==> flow/design.v <==
module bufferDepth1 #(
    parameter WIDTH = 64
) (
    input clk, reset,
    input wrEnable, rdEnable,
    input [WIDTH-1:0] dataIn,
    output [WIDTH-1:0] dataOut,
    output full, empty
);
    reg [WIDTH-1:0] memory;                      
    reg fullFlag;                                
    assign full = fullFlag;
    assign empty = ~fullFlag;
    assign dataOut = memory;                     
    always @(posedge clk) begin
        if (reset) begin
            memory <= 0;
            fullFlag <= 0;
        end
        else begin
            if (wrEnable & (!fullFlag)) begin
                memory <= dataIn;
                fullFlag <= 1;
            end
            if (rdEnable & fullFlag) begin
                fullFlag <= 0;
            end
        end
    end
endmodule
module rotating_prioritizer (
    input clk, reset,
    input polarity,
    input req0, req1,
    output grant0, grant1
);
    reg grantReg0, grantReg1;
    assign grant0 = grantReg0;
    assign grant1 = grantReg1;
    reg lastGrant0, lastGrant1;
    reg reqF0, reqF1;
    reg grantF0, grantF1;
    always @(*) begin
        if (reqF0) begin
            grantF0 = 1;
            grantF1 = 0;
        end
        else begin
            grantF0 = 0;
            grantF1 = reqF1;
        end
    end
    always @(*) begin
        if (polarity) begin
            if (lastGrant1) begin
                {reqF0, reqF1} = {req0, req1};
                {grantReg0, grantReg1} = {grantF0, grantF1};              
            end
            else begin
                {reqF0, reqF1} = {req1, req0};
                {grantReg0, grantReg1} = {grantF1, grantF0};
            end
        end
        else begin  
            if (lastGrant0) begin
                {reqF0, reqF1} = {req0, req1};
                {grantReg0, grantReg1} = {grantF0, grantF1};              
            end
            else begin
                {reqF0, reqF1} = {req1, req0};
                {grantReg0, grantReg1} = {grantF1, grantF0};
            end
        end
    end
    always @(posedge clk) begin
        if (reset) begin
            lastGrant0 <= 1;  
            lastGrant1 <= 1;
        end
        else begin
            if (polarity) begin
                if (~req0 || ~req1) begin  
                    lastGrant1 <= 1;
                end
                else begin
                    if (grantReg0) begin
                        lastGrant1 <= 0;
                    end
                    if (grantReg1) begin
                        lastGrant1 <= 1;
                    end
                end
            end
            else begin  
                if (~req0 || ~req1) begin  
                    lastGrant0 <= 1;
                end
                else begin
                    if (grantReg0) begin
                        lastGrant0 <= 0;
                    end
                    if (grantReg1) begin
                        lastGrant0 <= 1;
                    end
                end
            end
        end
    end
endmodule
module cardinal_router 
#(
    parameter PACKET_SIZE = 64
)
(
    input clk, reset,                     
    output polarity,
    input cwsi,                          
    output cwri,                         
    input [PACKET_SIZE - 1:0] cwdi,      
    input ccwsi,                         
    output ccwri,                        
    input [PACKET_SIZE - 1:0] ccwdi,     
    input pesi,                          
    output peri,                         
    input [PACKET_SIZE - 1:0] pedi,      
    output cwso,                         
    input cwro,                          
    output [PACKET_SIZE - 1:0] cwdo,     
    output ccwso,                        
    input ccwro,                         
    output [PACKET_SIZE - 1:0] ccwdo,    
    output peso,                         
    input pero,                          
    output [PACKET_SIZE - 1:0] pedo      
);
    wire fullCwi0, fullCwi1, fullCcwi0, fullCcwi1, fullPei0, fullPei1;
    wire emptyCwi0, emptyCwi1, emptyCcwi0, emptyCcwi1, emptyPei0, emptyPei1;
    reg rdEnableCwi0, rdEnableCwi1, rdEnableCcwi0, rdEnableCcwi1, rdEnablePei0, rdEnablePei1;
    reg wrEnableCwi0, wrEnableCwi1, wrEnableCcwi0, wrEnableCcwi1, wrEnablePei0, wrEnablePei1;
    wire [PACKET_SIZE - 1:0] dataCwi0, dataCwi1, dataCcwi0, dataCcwi1, dataPei0, dataPei1;
    bufferDepth1 bufCwi0
    (
        .clk(clk),
        .reset(reset),
        .full(fullCwi0),
        .empty(emptyCwi0),
        .rdEnable(rdEnableCwi0),
        .wrEnable(wrEnableCwi0),
        .dataIn(cwdi),
        .dataOut(dataCwi0)
    );
    bufferDepth1 bufCwi1
    (
        .clk(clk),
        .reset(reset),
        .full(fullCwi1),
        .empty(emptyCwi1),
        .rdEnable(rdEnableCwi1),
        .wrEnable(wrEnableCwi1),
        .dataIn(cwdi),
        .dataOut(dataCwi1)
    );
    bufferDepth1 bufCcwi0
    (
        .clk(clk),
        .reset(reset),
        .full(fullCcwi0),
        .empty(emptyCcwi0),
        .rdEnable(rdEnableCcwi0),
        .wrEnable(wrEnableCcwi0),
        .dataIn(ccwdi),
        .dataOut(dataCcwi0)
    );
    bufferDepth1 bufCcwi1
    (
        .clk(clk),
        .reset(reset),
        .full(fullCcwi1),
        .empty(emptyCcwi1),
        .rdEnable(rdEnableCcwi1),
        .wrEnable(wrEnableCcwi1),
        .dataIn(ccwdi),
        .dataOut(dataCcwi1)
    );
    bufferDepth1 bufPei0
    (
        .clk(clk),
        .reset(reset),
        .full(fullPei0),
        .empty(emptyPei0),
        .rdEnable(rdEnablePei0),
        .wrEnable(wrEnablePei0),
        .dataIn(pedi),
        .dataOut(dataPei0)
    );   
    bufferDepth1 bufPei1
    (
        .clk(clk),
        .reset(reset),
        .full(fullPei1),
        .empty(emptyPei1),
        .rdEnable(rdEnablePei1),
        .wrEnable(wrEnablePei1),
        .dataIn(pedi),
        .dataOut(dataPei1)
    ); 
    wire fullCwo0, fullCwo1, fullCcwo0, fullCcwo1, fullPeo0, fullPeo1;
    wire emptyCwo0, emptyCwo1, emptyCcwo0, emptyCcwo1, emptyPeo0, emptyPeo1;
    wire rdEnableCwo0, rdEnableCwo1, rdEnableCcwo0, rdEnableCcwo1, rdEnablePeo0, rdEnablePeo1;
    reg wrEnableCwo0, wrEnableCwo1, wrEnableCcwo0, wrEnableCcwo1, wrEnablePeo0, wrEnablePeo1;
    reg [PACKET_SIZE - 1:0] dataInCwo0, dataInCwo1, dataInCcwo0, dataInCcwo1, dataInPeo0, dataInPeo1;
    wire [PACKET_SIZE - 1:0] dataOutCwo0, dataOutCwo1, dataOutCcwo0, dataOutCcwo1, dataOutPeo0, dataOutPeo1;
    bufferDepth1 bufCwo0
    (
        .clk(clk),
        .reset(reset),
        .full(fullCwo0),
        .empty(emptyCwo0),
        .rdEnable(rdEnableCwo0),
        .wrEnable(wrEnableCwo0),
        .dataIn(dataInCwo0),
        .dataOut(dataOutCwo0)
    );
    bufferDepth1 bufCwo1
    (
        .clk(clk),
        .reset(reset),
        .full(fullCwo1),
        .empty(emptyCwo1),
        .rdEnable(rdEnableCwo1),
        .wrEnable(wrEnableCwo1),
        .dataIn(dataInCwo1),
        .dataOut(dataOutCwo1)
    );
    bufferDepth1 bufCcwo0
    (
        .clk(clk),
        .reset(reset),
        .full(fullCcwo0),
        .empty(emptyCcwo0),
        .rdEnable(rdEnableCcwo0),
        .wrEnable(wrEnableCcwo0),
        .dataIn(dataInCcwo0),
        .dataOut(dataOutCcwo0)
    );
    bufferDepth1 bufCcwo1
    (
        .clk(clk),
        .reset(reset),
        .full(fullCcwo1),
        .empty(emptyCcwo1),
        .rdEnable(rdEnableCcwo1),
        .wrEnable(wrEnableCcwo1),
        .dataIn(dataInCcwo1),
        .dataOut(dataOutCcwo1)
    );
    bufferDepth1 bufPeo0
    (
        .clk(clk),
        .reset(reset),
        .full(fullPeo0),
        .empty(emptyPeo0),
        .rdEnable(rdEnablePeo0),
        .wrEnable(wrEnablePeo0),
        .dataIn(dataInPeo0),
        .dataOut(dataOutPeo0)
    );   
    bufferDepth1 bufPeo1
    (
        .clk(clk),
        .reset(reset),
        .full(fullPeo1),
        .empty(emptyPeo1),
        .rdEnable(rdEnablePeo1),
        .wrEnable(wrEnablePeo1),
        .dataIn(dataInPeo1),
        .dataOut(dataOutPeo1)
    );  
    reg reqCwiCwo, reqCwiPeo;
    reg reqCcwiCcwo, reqCcwiPeo;
    reg reqPeiCwo, reqPeiCcwo;
    wire grantCwiCwo, grantCwiPeo; 
    wire grantCcwiCcwo, grantCcwiPeo;
    wire grantPeiCwo, grantPeiCcwo;
    rotating_prioritizer arbiterCwo
    (
        .clk(clk),
        .reset(reset),
        .polarity(polarity),
        .req0(reqCwiCwo),
        .req1(reqPeiCwo),
        .grant0(grantCwiCwo),
        .grant1(grantPeiCwo)
    );
    rotating_prioritizer arbiterCcwo
    (
        .clk(clk),
        .reset(reset),
        .polarity(polarity),
        .req0(reqCcwiCcwo),
        .req1(reqPeiCcwo),
        .grant0(grantCcwiCcwo),
        .grant1(grantPeiCcwo)
    );
    rotating_prioritizer arbiterPeo
    (
        .clk(clk),
        .reset(reset),
        .polarity(polarity),
        .req0(reqCwiPeo),
        .req1(reqCcwiPeo),
        .grant0(grantCwiPeo),
        .grant1(grantCcwiPeo)
    );
    reg cwriReg, ccwriReg, periReg;
    reg cwsoReg, ccwsoReg, pesoReg;
    reg polarityReg;
    assign cwri     = cwriReg;
    assign ccwri    = ccwriReg;
    assign peri     = periReg;
    assign cwso     = cwsoReg;
    assign ccwso    = ccwsoReg;
    assign peso     = pesoReg;
    assign cwdo = (polarityReg == 0)   ? dataOutCwo1   : dataOutCwo0;
    assign ccwdo = (polarityReg == 0)  ? dataOutCcwo1  : dataOutCcwo0;  
    assign pedo = (polarityReg == 0)   ? dataOutPeo1   : dataOutPeo0; 
    assign rdEnableCwo0     = (polarityReg == 1)   ? (cwsoReg & cwro)      : 0;
    assign rdEnableCwo1     = (polarityReg == 0)   ? (cwsoReg & cwro)      : 0;
    assign rdEnableCcwo0    = (polarityReg == 1)   ? (ccwsoReg & ccwro)    : 0;  
    assign rdEnableCcwo1    = (polarityReg == 0)   ? (ccwsoReg & ccwro)    : 0;  
    assign rdEnablePeo0     = (polarityReg == 1)   ? (pesoReg & pero)      : 0;
    assign rdEnablePeo1     = (polarityReg == 0)   ? (pesoReg & pero)      : 0;  
    assign polarity = polarityReg;
    always @(posedge clk) begin
        if (reset) begin
            polarityReg <= 0;
        end
        else begin
            polarityReg <= ~polarityReg;
        end
    end
    always @(*) begin
        if(polarityReg == 0) begin
            if(emptyCwi1) begin 
                cwriReg = 1;
            end
            else begin 
                cwriReg = 0;
            end
            if(emptyCcwi1) begin 
                ccwriReg = 1;
            end
            else begin 
                ccwriReg = 0;
            end
            if(emptyPei1) begin 
                periReg = 1; 
            end
            else begin 
                periReg = 0;
            end
        end
        else begin  
            if(emptyCwi0) begin 
                cwriReg = 1;
            end
            else begin 
                cwriReg = 0;
            end
            if(emptyCcwi0) begin 
                ccwriReg = 1;
            end
            else begin 
                ccwriReg = 0;
            end
            if(emptyPei0) begin 
                periReg = 1;
            end
            else begin 
                periReg = 0;
            end
        end
    end
    always @(*) begin
        if(polarityReg == 0) begin
            wrEnableCwi0 = 0;
            wrEnableCcwi0 = 0;
            wrEnablePei0 = 0;
            if(cwsi && cwriReg) begin 
                wrEnableCwi1 = 1;
            end
            else begin 
                wrEnableCwi1 = 0;
            end
            if(ccwsi && ccwriReg) begin
                wrEnableCcwi1 = 1;
            end
            else begin 
                wrEnableCcwi1 = 0; 
            end
            if(pesi && periReg) begin 
                wrEnablePei1 = 1;
            end
            else begin 
                wrEnablePei1 = 0;   
            end
        end
        else begin
            wrEnableCwi1 = 0;
            wrEnableCcwi1 = 0;
            wrEnablePei1 = 0;
            if(cwsi && cwriReg) begin 
                wrEnableCwi0 = 1;
            end
            else begin 
                wrEnableCwi0 = 0;
            end
            if(ccwsi && ccwriReg) begin 
                wrEnableCcwi0 = 1;
            end
            else begin 
                wrEnableCcwi0 = 0; 
            end
            if(pesi && periReg) begin 
                wrEnablePei0 = 1;
            end
            else begin 
                wrEnablePei0 = 0; 
            end
        end 
    end
    always @(*) begin
        reqCwiCwo = 0;
        reqCwiPeo = 0;
        reqCcwiCcwo = 0;
        reqCcwiPeo = 0;
        reqPeiCwo = 0;
        reqPeiCcwo = 0;
        if(polarityReg == 0) begin  
            if(fullCwi0 && (dataCwi0[48] == 1) && emptyCwo0) begin 
                reqCwiCwo = 1;
            end
            if(fullCwi0 && (dataCwi0[48] == 0) && emptyPeo0) begin 
                reqCwiPeo = 1;
            end
            if(fullCcwi0 && (dataCcwi0[48] == 1) && emptyCcwo0) begin 
                reqCcwiCcwo = 1;
            end
            if(fullCcwi0 && (dataCcwi0[48] == 0) && emptyPeo0) begin 
                reqCcwiPeo = 1;
            end
            if(fullPei0 && (dataPei0[62] == 0) && emptyCwo0) begin 
                reqPeiCwo = 1;
            end
            if(fullPei0 && (dataPei0[62] == 1) && emptyCcwo0) begin 
                reqPeiCcwo = 1;
            end
        end
        else begin  
            if(fullCwi1 && (dataCwi1[48] == 1) && emptyCwo1) begin 
                reqCwiCwo = 1;
            end
            if(fullCwi1 && (dataCwi1[48] == 0) && emptyPeo1) begin 
                reqCwiPeo = 1;
            end
            if(fullCcwi1 && (dataCcwi1[48] == 1) && emptyCcwo1) begin 
                reqCcwiCcwo = 1;
            end
            if(fullCcwi1 && (dataCcwi1[48] == 0) && emptyPeo1) begin 
                reqCcwiPeo = 1;
            end
            if(fullPei1 && (dataPei1[62] == 0) && emptyCwo1) begin 
                reqPeiCwo = 1;
            end
            if(fullPei1 && (dataPei1[62] == 1) && emptyCcwo1) begin 
                reqPeiCcwo = 1;
            end
        end
    end
    always @(*) begin
        rdEnableCwi0 = 0;
        rdEnableCwi1 = 0;
        rdEnableCcwi0 = 0;
        rdEnableCcwi1 = 0;
        rdEnablePei0 = 0;
        rdEnablePei1 = 0;
        wrEnableCwo0 = 0;
        wrEnableCwo1 = 0;
        wrEnableCcwo0 = 0;
        wrEnableCcwo1 = 0;
        wrEnablePeo0 = 0;
        wrEnablePeo1 = 0;
        dataInCwo0 = 64'bx;
        dataInCwo1 = 64'bx;
        dataInCcwo0 = 64'bx;
        dataInCcwo1 = 64'bx;
        dataInPeo0 = 64'bx;
        dataInPeo1 = 64'bx;
        if(polarityReg == 0)  
        begin
            if(grantCwiCwo) begin                            
                rdEnableCwi0 = 1;
                wrEnableCwo0 = 1;
                dataInCwo0 = dataCwi0;                       
                dataInCwo0[55-:8] = dataCwi0[55-:8] >> 1;    
            end
            if(grantCwiPeo) begin
                rdEnableCwi0 = 1;
                wrEnablePeo0 = 1;
                dataInPeo0 = dataCwi0;
                dataInPeo0[55-:8] = dataCwi0[55-:8] >> 1;
            end
            if(grantCcwiCcwo) begin
                rdEnableCcwi0 = 1;
                wrEnableCcwo0 = 1;
                dataInCcwo0 = dataCcwi0;
                dataInCcwo0[55-:8] = dataCcwi0[55-:8] >> 1;
            end
            if(grantCcwiPeo) begin
                rdEnableCcwi0 = 1;
                wrEnablePeo0 = 1;
                dataInPeo0 = dataCcwi0;
                dataInPeo0[55-:8] = dataCcwi0[55-:8] >> 1;
            end
            if(grantPeiCwo) begin
                rdEnablePei0 = 1;
                wrEnableCwo0 = 1;
                dataInCwo0 = dataPei0;
                dataInCwo0[55-:8] = dataPei0[55-:8] >> 1;
            end
            if(grantPeiCcwo) begin
                rdEnablePei0 = 1;
                wrEnableCcwo0 = 1;
                dataInCcwo0 = dataPei0;
                dataInCcwo0[55-:8] = dataPei0[55-:8] >> 1;
            end
        end
        else  
        begin
            if(grantCwiCwo) begin
                rdEnableCwi1 = 1;
                wrEnableCwo1 = 1;
                dataInCwo1 = dataCwi1;
                dataInCwo1[55-:8] = dataCwi1[55-:8] >> 1;
            end
            if(grantCwiPeo) begin
                rdEnableCwi1 = 1;
                wrEnablePeo1 = 1;
                dataInPeo1 = dataCwi1;
                dataInPeo1[55-:8] = dataCwi1[55-:8] >> 1;
            end
            if(grantCcwiCcwo) begin
                rdEnableCcwi1 = 1;
                wrEnableCcwo1 = 1;
                dataInCcwo1 = dataCcwi1;
                dataInCcwo1[55-:8] = dataCcwi1[55-:8] >> 1;
            end
            if(grantCcwiPeo) begin
                rdEnableCcwi1 = 1;
                wrEnablePeo1 = 1;
                dataInPeo1 = dataCcwi1;
                dataInPeo1[55-:8] = dataCcwi1[55-:8] >> 1;
            end
            if(grantPeiCwo) begin
                rdEnablePei1 = 1;
                wrEnableCwo1 = 1;
                dataInCwo1 = dataPei1;
                dataInCwo1[55-:8] = dataPei1[55-:8] >> 1;
            end
            if(grantPeiCcwo) begin
                rdEnablePei1 = 1;
                wrEnableCcwo1 = 1;
                dataInCcwo1 = dataPei1;
                dataInCcwo1[55-:8] = dataPei1[55-:8] >> 1;
            end
        end
    end
    always @(*) begin
        cwsoReg     = (polarityReg == 0) ? (fullCwo1 & cwro)   : (fullCwo0 & cwro);
        ccwsoReg    = (polarityReg == 0) ? (fullCcwo1 & ccwro) : (fullCcwo0 & ccwro);  
        pesoReg     = (polarityReg == 0) ? (fullPeo1 & pero)   : (fullPeo0 & pero);    
    end 
endmodule 
# --- Step by step through the tools: cardinal_router ---
# Tool output for the design above, in the order of the flow.
# Lines are those of the file above, counted from 1.
# Operators: Yosys type, input widths -> output width; for muxes data width and select width s.
# Library cell names are shortened.
design:
  top_module: "cardinal_router"
  clock: "clk"
  cell_library: "sky130hd"
  lib_corner: "tt_025C_1v80"

# --- Word-level counts ---
# Yosys after proc, flatten, opt, wreduce and memory -nomap, before mapping. Memory bits, and registers merged into a memory's read port (data or address), are not among the register bits. Print and check cells are not counted. Equal cells are merged and count once.
word_totals:
  regBits: 787
  output_inout_bits: 199
  inputBits: 200
  word_cells: 297
op_classes:
  n_mux: 151
  n_reduce_logical: 63
  n_logic: 52
op_table:
  columns: ["operator", "n"]
  rows:
  - ["$mux 48", 12]
  - ["$mux 64", 9]
  - ["$mux 8", 24]
  - ["$mux 1", 94]
  - ["$and 1x1->1", 33]
  - ["$logic_and 1x1->1", 27]
  - ["$reduce_or 2->1", 12]
  - ["$mux 2", 12]
  - ["$not 1->1", 19]
  - ["$logic_not 1->1", 12]
  - ["$reduce_and 2->1", 6]
  - ["$reduce_bool 3->1", 3]
  - ["$logic_or 1x1->1", 3]

# --- Longest topological paths ---
# Longest topological path by Yosys (ltp), each cell counted once; first at word level (registers and memories cut), then after technology mapping (sequential cells cut; the memories' decode and read muxes count).
logic_depth:
  depth_word: 15
  ABC_AREA: 0
  depth_mapped: 11
  depth_no_buf: 6

# --- Synthesis result ---
# The flow's flattened synthesis, as Yosys stat reports it; memories are mapped. The netlist is that of the ABC_AREA named above (0 if unset); the other value can give another one.
synth_totals:
  buf_cells: 313
  seqArea_um2: 15595.0
  flip_flops: 779
  synth_area_um2: 32622.5
  stdcells: 3655
types:
  columns: ["cell_type", "n", "type_area_um2"]
  rows:
  - ["dfxtp_1", 779, 1.56E+04]
  - ["mux2i_1", 321, 3.21E+03]
  - ["nand2_1", 786, 2950.33]
  - ["a211oi_1", 317, 2.38E+03]
  - ["mux2_2", 192, 2.16E+03]
  - ["a21oi_1", 394, 1.97E+03]
  - ["nor2_1", 342, 1.28E+03]
  - ["clkbuf_1", 221, 829.546]
  - ["and2_1", 64, 400.384]
  - ["a221o_2", 31, 349.085]
  - ["a221o_1", 32, 320.307]
  - ["buf_2", 57, 285.274]
  - ["buf_4", 17, 127.622]
  - ["buf_6", 6, 67.565]
  - ["o21ai_0", 12, 60.058]
  - ["or2_2", 6, 37.536]
  - ["a32oi_1", 4, 35.034]
  - ["buf_1", 9, 33.782]
# Not listed: further types 37, cells in them 65.
# By module: a second synthesis without flattening, with its own total; a netlist apart from the flattened one above.
unflattened:
  cells_unflattened: 4286
  area_unflattened_um2: 45349.7
# Rows give one instance, submodules left out.
modules:
  columns: ["module", "seq_area_um2", "n_cells", "mod_area_um2", "n_inst"]
  rows:
  - ["bufferDepth1", 1301.2, 296, 3103.0, 12]
  - ["cardinal_router", 20.0, 698, 7783.7, 1]
  - ["rotating_prioritizer", 40.0, 12, 110.1, 3]

# --- Timing after synthesis ---
# Source: OpenSTA report_checks on the synthesized netlist (no wires, ideal clock, input and output delay 20% of the period each), path of least setup slack; recovery checks are left aside. Register names are those of the netlist, which keeps one name where synthesis merged equal registers.
synth_timing:
  kind: "register to output"
  startpoint: "reg polarityReg"
  endpoint: "out ccwdo[10]"
  path_buffers: 5
  setup_slack_ps: 1027
  required_time_ps: 3200
  clock_period_ps: 4000
  delay_ps: 2173
  t_arrival_ps: 2173
  driving_pins: 7
  out_delay_ps: 800
  t_first_pin_ps: 0
  period_less_setup_slack_ps: 2973
# "delay_ps" is the arrival time less input delay plus setup time.
# A path that ends at an output port has no setup time.
# "driving_pins" counts driving pins, that of a launching flip-flop among them; a cell with two outputs on the path counts twice.
# "period_less_setup_slack_ps" = period - worst setup slack (recovery checks aside). The figure is calculated, with input and output delays left at 20% of the set period.
# Between the ends stands the longest chain of elaborated cells between them, by number of cells; it is not shown to be the way that was timed. Of several equally long chains one is given.
# A line is the first line of the expression or statement that the cell stems from. Yosys adds cells for indexed reads and writes and turns some case tables into memories.
synth_via:
  cell_sequence: "dfxtp_1 buf_2 buf_2 clkbuf_1 clkbuf_1 clkbuf_1 mux2_2"
  elab_chain_cells: 1
  cells_between: 1
  cone_lines: 1
  classes_between: "1 x mux"
synth_lines:
  columns: ["element", "line", "source"]
  rows:
  - ["from (decl)", 317, "reg polarityReg;"]
  - ["from (assign)", 336, "polarityReg <= 0;"]
  - ["from (assign)", 339, "polarityReg <= ~polarityReg;"]
  - ["$mux 64", 325, "assign ccwdo = (polarityReg == 0)  ? dataOutCcwo1  : dataOutCcwo0;"]
  - ["to (decl)", 131, "output [PACKET_SIZE - 1:0] ccwdo,"]

# --- Worst path after layout ---
# Path of least setup slack in the final report of run A (OpenROAD, finished layout, wires in). Where an end is a register, its clock arrival counts in the times.
# The path's times are printed in steps of 10 ps; the period is the one set.
layout_timing:
  kind: "register to output"
  startpoint: "reg polarityReg"
  endpoint: "out ccwdo[62]"
  driving_pins: 9
  t_first_pin_ps: 640
  path_buffers: 7
  clock_period_ps: 4000
  setup_slack_ps: 700
  required_time_ps: 3200
  t_arrival_ps: 2500
  out_delay_ps: 800
# Between the ends stands the longest chain of elaborated cells between them, by number of cells; it is not shown to be the way that was timed. Of several equally long chains one is given.
layout_via:
  cell_sequence: "dfxtp_4 buf_8 buf_8 clkbuf_16 buf_12 clkbuf_16 buf_12 mux2_2 dlygate4sd2_1"
  elab_chain_cells: 1
  cells_between: 1
  cone_lines: 1
  classes_between: "1 x mux"
layout_lines:
  columns: ["element", "line", "source"]
  rows:
  - ["from (decl)", 317, "reg polarityReg;"]
  - ["from (assign)", 336, "polarityReg <= 0;"]
  - ["from (assign)", 339, "polarityReg <= ~polarityReg;"]
  - ["$mux 64", 325, "assign ccwdo = (polarityReg == 0)  ? dataOutCcwo1  : dataOutCcwo0;"]
  - ["to (decl)", 131, "output [PACKET_SIZE - 1:0] ccwdo,"]

Memo
Re: implementation data of cardinal_router

Record of 2 stored runs of the RTL-to-layout flow on cardinal_router, platform sky130hd. The runs are unordered. Constraints: input delay and output delay 20% of the set period each, output load 0.01 pF.
"achieved_period_ps" means the clock period less the worst setup slack. The figure is calculated, with input and output delays left at 20% of the set period.
"worstPathTime_ps": the worst setup path's part of the clock period (all of it between registers, 20% less for each end at a port) less its slack. A launch clock that arrives late makes it longer, a capture clock that arrives late makes it shorter.
"design_power_uw" is the tool's figure for a default switching activity; nothing was simulated.
"worstPathTime_ps" is given in steps of 10 ps.

--- run A ---
==> flow/run.sh <==
#!/bin/bash
# the make line also repeats the synthesis and layout settings of config.mk as NAME=value (left out here)
make -C /OpenROAD-flow-scripts/flow DESIGN_CONFIG=/design/flow/config.mk WORK_HOME=/design/flow/orfs CLKGATE_MAP_FILE= finish
==> flow/config.mk <==
export PLATFORM = sky130hd
export DESIGN_NAME = cardinal_router
export DESIGN_NICKNAME = cardinal_router
export VERILOG_FILES = /design/flow/design.v
export SDC_FILE = /design/flow/constraint.sdc
export NUM_CORES = 4
export LEC_CHECK = 0
export CAP_MARGIN = 20
export CELL_PAD_IN_SITES_DETAIL_PLACEMENT = 0
export CELL_PAD_IN_SITES_GLOBAL_PLACEMENT = 0
export CORE_MARGIN = 2
export CORE_UTILIZATION = 40
export CTS_CLUSTER_SIZE = 81
export GPL_ROUTABILITY_DRIVEN = 0
export GPL_TIMING_DRIVEN = 0
export HOLD_SLACK_MARGIN = 0.07
export PLACE_DENSITY_LB_ADDON = 0.01
export SETUP_SLACK_MARGIN = 1.03
export SLEW_MARGIN = 30
export TNS_END_PERCENT = 25
==> flow/constraint.sdc <==
create_clock -name core_clock -period 4.0 [get_ports {clk}]
set_input_delay 0.8000 -clock core_clock [delete_from_list [all_inputs] [get_ports {clk}]]
set_output_delay 0.8000 -clock core_clock [all_outputs]
set_load 0.01 [all_outputs]

==> results, as YAML <==
results:
  final_die_area_um2: 83856.6
  setup_worst_slack_ps: 701
  finalUtil_frac: 0.519
  design_power_uw: 19099
  synthesis_area_um2: 32622.5
  worstPathTime_ps: 2500
  path_kind: "register to output"
  total_negative_slack_ps: 0
  achieved_period_ps: 3299
  hold_worst_slack_ps: 461
  final_stdcell_area_um2: 41883.9

--- run B ---
==> flow/run.sh <==
#!/bin/bash
# the make line also repeats the synthesis and layout settings of config.mk as NAME=value (left out here)
make -C /OpenROAD-flow-scripts/flow DESIGN_CONFIG=/design/flow/config.mk WORK_HOME=/design/flow/orfs CLKGATE_MAP_FILE= finish
==> flow/config.mk <==
export PLATFORM = sky130hd
export DESIGN_NAME = cardinal_router
export DESIGN_NICKNAME = cardinal_router
export VERILOG_FILES = /design/flow/design.v
export SDC_FILE = /design/flow/constraint.sdc
export NUM_CORES = 4
export LEC_CHECK = 0
export CAP_MARGIN = 20
export CELL_PAD_IN_SITES_DETAIL_PLACEMENT = 1
export CELL_PAD_IN_SITES_GLOBAL_PLACEMENT = 3
export CORE_MARGIN = 2
export CORE_UTILIZATION = 18
export CTS_CLUSTER_DIAMETER = 313
export GPL_TIMING_DRIVEN = 1
export PLACE_DENSITY_LB_ADDON = 0.18
export SETUP_SLACK_MARGIN = 0.46
export SLEW_MARGIN = 40
==> flow/constraint.sdc <==
create_clock -name core_clock -period 6.07 [get_ports {clk}]
set_input_delay 1.2140 -clock core_clock [delete_from_list [all_inputs] [get_ports {clk}]]
set_output_delay 1.2140 -clock core_clock [all_outputs]
set_load 0.01 [all_outputs]

==> results, as YAML <==
results:
  worstPathTime_ps: 3430
  path_kind: "register to output"
  setup_worst_slack_ps: 1431
  total_negative_slack_ps: 0
  final_stdcell_area_um2: 42871.1
  synthesis_area_um2: 32622.5
  hold_worst_slack_ps: 466
  finalUtil_frac: 0.238
  achieved_period_ps: 4639
  design_power_uw: 13669
  final_die_area_um2: 184659.0
